==> flow/design.v <==
module ACTIVEPRO (
    input       RESET,
    input       SYS_CLOCK,                
    output reg  ACTIVE_DATA ,             
    output reg  ACTIVE_CLOCK,             
    input [511:0] ACTIVE_MESSAGE,         
    input [5:0] ACTIVE_CHANNEL,           
    input  ACTIVE_WR                      
    );
    reg [63:0][7:0] ACTIVE_MESSAGE_LATCHED; 
    reg [7:0] MESSAGE_LENGTH;
    reg [14:0] state;
    wire clockstate;
    wire [2:0] bitcount;
    wire [7:0] bytecount;
    assign clockstate = state[0];
    assign bitcount[2:0] = state[3:1];
    assign bytecount[7:0] = state[11:4];
    wire [7:0] FIRST_BYTE;
    assign FIRST_BYTE = 8'h7F;
    wire [7:0] SECOND_BYTE;
    assign SECOND_BYTE = (ACTIVE_CHANNEL & 8'h3F) | 8'h40;
    reg [7:0] clock_divider;
    reg [7:0] NEW_LENGTH;
    always @*
    begin
        NEW_LENGTH = 8'd66;
        for (int x = 63; x >= 1; x--)
            if (ACTIVE_MESSAGE[8*x +: 8] == 8'h0)
                NEW_LENGTH = x + 2;         
    end
    always @ (posedge SYS_CLOCK)
    begin
        if (RESET)
        begin
            state <= 0;
            ACTIVE_CLOCK <= 0;
            ACTIVE_DATA <= 0;
        end
        else
        begin
            if (state)
            begin
                state <= state + 1;
                if (clockstate == 1)    
                begin
                    ACTIVE_CLOCK <= 0;
                    if (bytecount == 0)
                        ACTIVE_DATA <= FIRST_BYTE[7-bitcount];
                    else if (bytecount == 1)
                        ACTIVE_DATA <= SECOND_BYTE[7-bitcount];
                    else
                        ACTIVE_DATA <= ACTIVE_MESSAGE_LATCHED[MESSAGE_LENGTH - bytecount - 1][7-bitcount];
                end
                else if (clockstate == 0)  ACTIVE_CLOCK <= 1;
                if (bytecount >= MESSAGE_LENGTH) state <= 0;
            end
            else         
            begin
                if (ACTIVE_WR) 
                begin
                    state <= 1;      
                    ACTIVE_MESSAGE_LATCHED <= ACTIVE_MESSAGE;
                    MESSAGE_LENGTH <= NEW_LENGTH;
                end
            end
        end
    end
endmodule 
* Tool chain data of ACTIVEPRO
Tool output for the design above, in the order of the flow.
Lines are those of the file above, counted from 1.
Library cell names are shortened.
A cell with -- has no value.
- Top :: ACTIVEPRO
- Clock port :: SYS_CLOCK
- Library :: sky130hd
- Corner :: tt_025C_1v80

* Word level
Yosys after proc, flatten, opt, wreduce and memory -nomap, before mapping. Memory bits, and registers merged into a memory's read port (data or address), are not among the register bits. Print and check cells are not counted. Equal cells are merged and count once.
- Reductions and logical operators :: 73
- Bitwise gates (word level) :: 2
- Equal/unequal tests :: 1
- Shift operators :: 3
- Multiplexer cells :: 68
- $lt $le $gt $ge :: 1
- $add $sub $neg :: 5
** Operators with widths (count)
- indexed select 512 x 14 -> 1 bit :: 1
- logical NOT 8 bit :: 64
- 2-to-1 mux 6 bit :: 32
- 2-to-1 mux 5 bit :: 16
- OR reduction 62 bit :: 1
- OR reduction 61 bit :: 1
- 2-to-1 mux 15 bit :: 3
- 2-to-1 mux 4 bit :: 8
- OR reduction 29 bit :: 1
- adder 15 x 1 -> 15 bit (second input constant) :: 1
- nonzero test 15 bit :: 1
- adder 13 x 4 -> 14 bit :: 1
- OR reduction 13 bit :: 1
- 2-to-1 mux 3 bit :: 4
- subtractor 9 x 2 -> 10 bit (second input constant) :: 1
- subtractor 8 x 8 -> 9 bit :: 1
- equality test 8 x 1 -> 1 bit (second input constant) :: 1
- indexed select 8 x 4 -> 1 bit :: 1
- indexed select 8 x 4 -> 1 bit (first input constant) :: 1
- greater-or-equal comparator 8 bit :: 1
- OR reduction 5 bit :: 1
- subtractor 3 x 3 -> 4 bit (first input constant) :: 1
- 2-to-1 mux 2 bit :: 2
- AND reduction 3 bit :: 1
- 2-to-1 mux 1 bit :: 3
- inverter 1 bit :: 2
- AND reduction 2 bit :: 1
- nonzero test 2 bit :: 1
- Output and inout port bits :: 2
- Flip-flop bits (word level) :: 537
- Word-level cells :: 163
- Input bits :: 521

* Longest topological paths
Depth = most cells in a row (Yosys ltp): at word level without a register or memory, in the mapped netlist without a sequential cell, where the memories' decode and read muxes count.
- Depth in word-level cells :: 63
- ABC_AREA :: 0
- Depth in mapped cells :: 16

* Netlist
The flow's flattened synthesis, as Yosys stat reports it; memories are mapped. The netlist is that of the ABC_AREA named above (0 if unset); the other value can give another one.
** Cells by type (count)
- edfxtp_1 :: 519
- mux4_2 :: 130
- nor4_1 :: 113
- nand2_1 :: 99
- dfxtp_1 :: 17
- a22oi_1 :: 30
- a22o_1 :: 22
- nor2_1 :: 51
- or4_1 :: 23
- ha_1 :: 10
- nand3_1 :: 25
- a21oi_1 :: 24
- o21ai_0 :: 24
- a221oi_1 :: 13
- xnor2_1 :: 12
- nor3_1 :: 18
- buf_2 :: 15
- buf_4 :: 10
Other cell types: 43; their cells: 146.
- Mapped area :: 22644.2 sq um
- Mapped cells :: 1301
- Mapped flip-flops :: 536
- Sequential part of the area :: 15925.3 sq um

* Path before layout
Source: OpenSTA report_checks on the synthesized netlist (no wires, ideal clock, input and output delay 20% of the period each), path of least setup slack; recovery checks are left aside. Register names are those of the netlist, which keeps one name where synthesis merged equal registers.
- Path kind :: input port to flip-flop
- Start :: input RESET
- End :: register ACTIVE_MESSAGE_LATCHED
- Input delay :: 2.000 ns
- Setup slack :: -31.549 ns
- Required time :: 7.845 ns
- Clock period :: 10.0 ns
- Launch time at the first pin :: 2.000 ns
- Arrival time :: 39.394 ns
- Path delay :: 39.549 ns
- Stages on the path :: 1
- Synthesis period reached :: 41.549 ns
"path delay" is the arrival time less input delay plus setup time.
"stages on the path": output pins that drive a net of the path, with the launching flip-flop's if there is one; two outputs of one cell count as two.
"synthesis period reached" is the clock period less the worst setup slack; recovery checks do not enter. This is arithmetic on one report: input and output delays are still those of the set period (20% each).
An end named without its bit number is one bit of that signal or, where synthesis recoded a state register, one of its new flip-flops.
The rows between start and end are the longest chain of elaborated cells between them; the timing report does not say that the signal goes this way. Where chains are equally long, one stands for them.
Each line given opens the expression or statement behind the cell; cells for indexed reads and writes are added by Yosys, which also makes memories of some case tables.
- Cell sequence :: nor3b_1
- Length of the longest elaborated chain :: 2
- Elaborated cells on any way between the ends :: 2
- Those cells by class :: logic: 1; reduce/logical: 1
** RTL lines, path after synthesis
- start, declared :: line 2 : input       RESET,
- inverter 1 bit
- AND reduction 3 bit
- end, assigned :: line 63 : ACTIVE_MESSAGE_LATCHED <= ACTIVE_MESSAGE;
- end, declared :: line 10 : reg [63:0][7:0] ACTIVE_MESSAGE_LATCHED;

* Worst path after layout
Path of least setup slack in the final report of record 1 (OpenROAD, finished layout, wires in). Where an end is a register, its clock arrival counts in the times.
- Path kind :: flip-flop to flip-flop
- Start :: register state[4]
- End :: register ACTIVE_DATA
- Clock period :: 7.53 ns
- Required time :: 8.03 ns
- Launch time at the first pin :: 0.59 ns
- Stages on the path :: 16
- Arrival time :: 4.96 ns
- Setup slack :: 3.08 ns
The rows between start and end are the longest chain of elaborated cells between them; the timing report does not say that the signal goes this way. Where chains are equally long, one stands for them.
At most two assigning lines are given for a register; there are more.
- Cell sequence :: dfxtp_1 ha_1 inv_1 fa_1 inv_1 ha_1 nor2b_4 buf_4 a22o_1 a221oi_1 nor3_1 a31oi_1 o311a_1 mux2i_1 o2111ai_1 a41oi_1
- Length of the longest elaborated chain :: 6
- Elaborated cells on any way between the ends :: 10
- Those cells by class :: add/sub: 3; eq/ne: 1; shift: 1; mux: 2; reduce/logical: 3
** RTL lines, path after layout
- start, declared :: line 12 : reg [14:0] state;
- start, assigned :: line 36 : state <= 0;
- start, assigned :: line 44 : state <= state + 1;
- subtractor 8 x 8 -> 9 bit :: line 53 : ACTIVE_DATA <= ACTIVE_MESSAGE_LATCHED[MESSAGE_LENGTH - bytecount - 1][7-bitcount];
- subtractor 9 x 2 -> 10 bit :: line 53
- adder 13 x 4 -> 14 bit :: line 53
- indexed select 512 x 14 -> 1 bit :: line 53
- 2-to-1 mux 1 bit :: line 50 : else if (bytecount == 1)
- 2-to-1 mux 1 bit :: line 48 : if (bytecount == 0)
- end, assigned :: line 49 : ACTIVE_DATA <= FIRST_BYTE[7-bitcount];
- end, assigned :: line 51 : ACTIVE_DATA <= SECOND_BYTE[7-bitcount];
- end, declared :: line 4 : output reg  ACTIVE_DATA ,

Hand-over note for ACTIVEPRO

Stored flow runs of ACTIVEPRO (6 of them; Yosys, OpenROAD, sky130hd). They differ in their settings and are not a sequence. Constraints: input delay and output delay 20% of the set period each, output load 0.01 pF.

** Record 1
- Settings :: CELL_PAD_IN_SITES_GLOBAL_PLACEMENT=1; CORE_UTILIZATION=28; CTS_CLUSTER_DIAMETER=132; CTS_CLUSTER_SIZE=42; GPL_ROUTABILITY_DRIVEN=0; MAX_ROUTING_LAYER=met5; MIN_ROUTING_LAYER=met2; PLACE_DENSITY_LB_ADDON=0.12; SETUP_SLACK_MARGIN=1.82; period_ns=7.53; CAP_MARGIN=20; CORE_MARGIN=2; SLEW_MARGIN=20
- Mapped cell area after synthesis :: 22644.2 sq um
- Total die area :: 83163.0 sq um
- Post-route utilization :: 37.2%
- Setup slack of the worst path :: 3.075 ns
- Summed negative setup slack :: 0.000 ns
- Worst-case hold slack :: 0.502 ns

** Record 2
- Settings :: CORE_UTILIZATION=60; CTS_CLUSTER_SIZE=61; GPL_ROUTABILITY_DRIVEN=1; PLACE_DENSITY_LB_ADDON=0.27; SETUP_SLACK_MARGIN=0.53; SLEW_MARGIN=40; TNS_END_PERCENT=25; period_ns=7.07; CAP_MARGIN=20; CORE_MARGIN=2
- Mapped cell area after synthesis :: 22644.2 sq um
- Total die area :: 39311.0 sq um
- Post-route utilization :: 81.4%
- Setup slack of the worst path :: 3.124 ns
- Summed negative setup slack :: 0.000 ns
- Worst-case hold slack :: 0.513 ns

** Record 3
- Settings :: CORE_UTILIZATION=50; PLACE_DENSITY=0.6; period_ns=10.0; CAP_MARGIN=20; CORE_MARGIN=2; SLEW_MARGIN=20
- Mapped cell area after synthesis :: 22644.2 sq um
- Total die area :: 47006.6 sq um
- Post-route utilization :: 68.2%
- Setup slack of the worst path :: 5.495 ns
- Summed negative setup slack :: 0.000 ns
- Worst-case hold slack :: 0.498 ns

** Record 4
- Settings :: ABC_AREA=1; CELL_PAD_IN_SITES_DETAIL_PLACEMENT=2; CORE_MARGIN=4; CORE_UTILIZATION=67; CTS_CLUSTER_DIAMETER=87; CTS_CLUSTER_SIZE=34; GPL_ROUTABILITY_DRIVEN=0; GPL_TIMING_DRIVEN=0; MAX_ROUTING_LAYER=met4; PLACE_DENSITY_LB_ADDON=0.27; SLEW_MARGIN=40; TNS_END_PERCENT=25; period_ns=3.87; CAP_MARGIN=20
- Outcome :: did not finish, placement stopped with a tool error

** Record 5
- Settings :: ABC_AREA=1; CAP_MARGIN=15; CELL_PAD_IN_SITES_DETAIL_PLACEMENT=0; CELL_PAD_IN_SITES_GLOBAL_PLACEMENT=2; CORE_ASPECT_RATIO=0.87; CORE_UTILIZATION=59; CTS_CLUSTER_DIAMETER=80; CTS_CLUSTER_SIZE=80; GPL_TIMING_DRIVEN=0; HOLD_SLACK_MARGIN=-0.08; MAX_ROUTING_LAYER=met4; MIN_ROUTING_LAYER=met2; PLACE_DENSITY_LB_ADDON=0.04; SLEW_MARGIN=35; TNS_END_PERCENT=65; period_ns=2.73; CORE_MARGIN=2
- Outcome :: did not finish, placement stopped with FLW-0024

** Record 6
- Settings :: CORE_UTILIZATION=45; CTS_CLUSTER_DIAMETER=184; CTS_CLUSTER_SIZE=61; GPL_ROUTABILITY_DRIVEN=1; PLACE_DENSITY_LB_ADDON=0.27; SETUP_SLACK_MARGIN=0.53; SLEW_MARGIN=40; TNS_END_PERCENT=25; period_ns=7.07; CAP_MARGIN=20; CORE_MARGIN=2
- Mapped cell area after synthesis :: 22644.2 sq um
- Total die area :: 52130.0 sq um
- Post-route utilization :: 58.4%
- Setup slack of the worst path :: 2.685 ns
- Summed negative setup slack :: 0.000 ns
- Worst-case hold slack :: 0.519 ns

End of note.
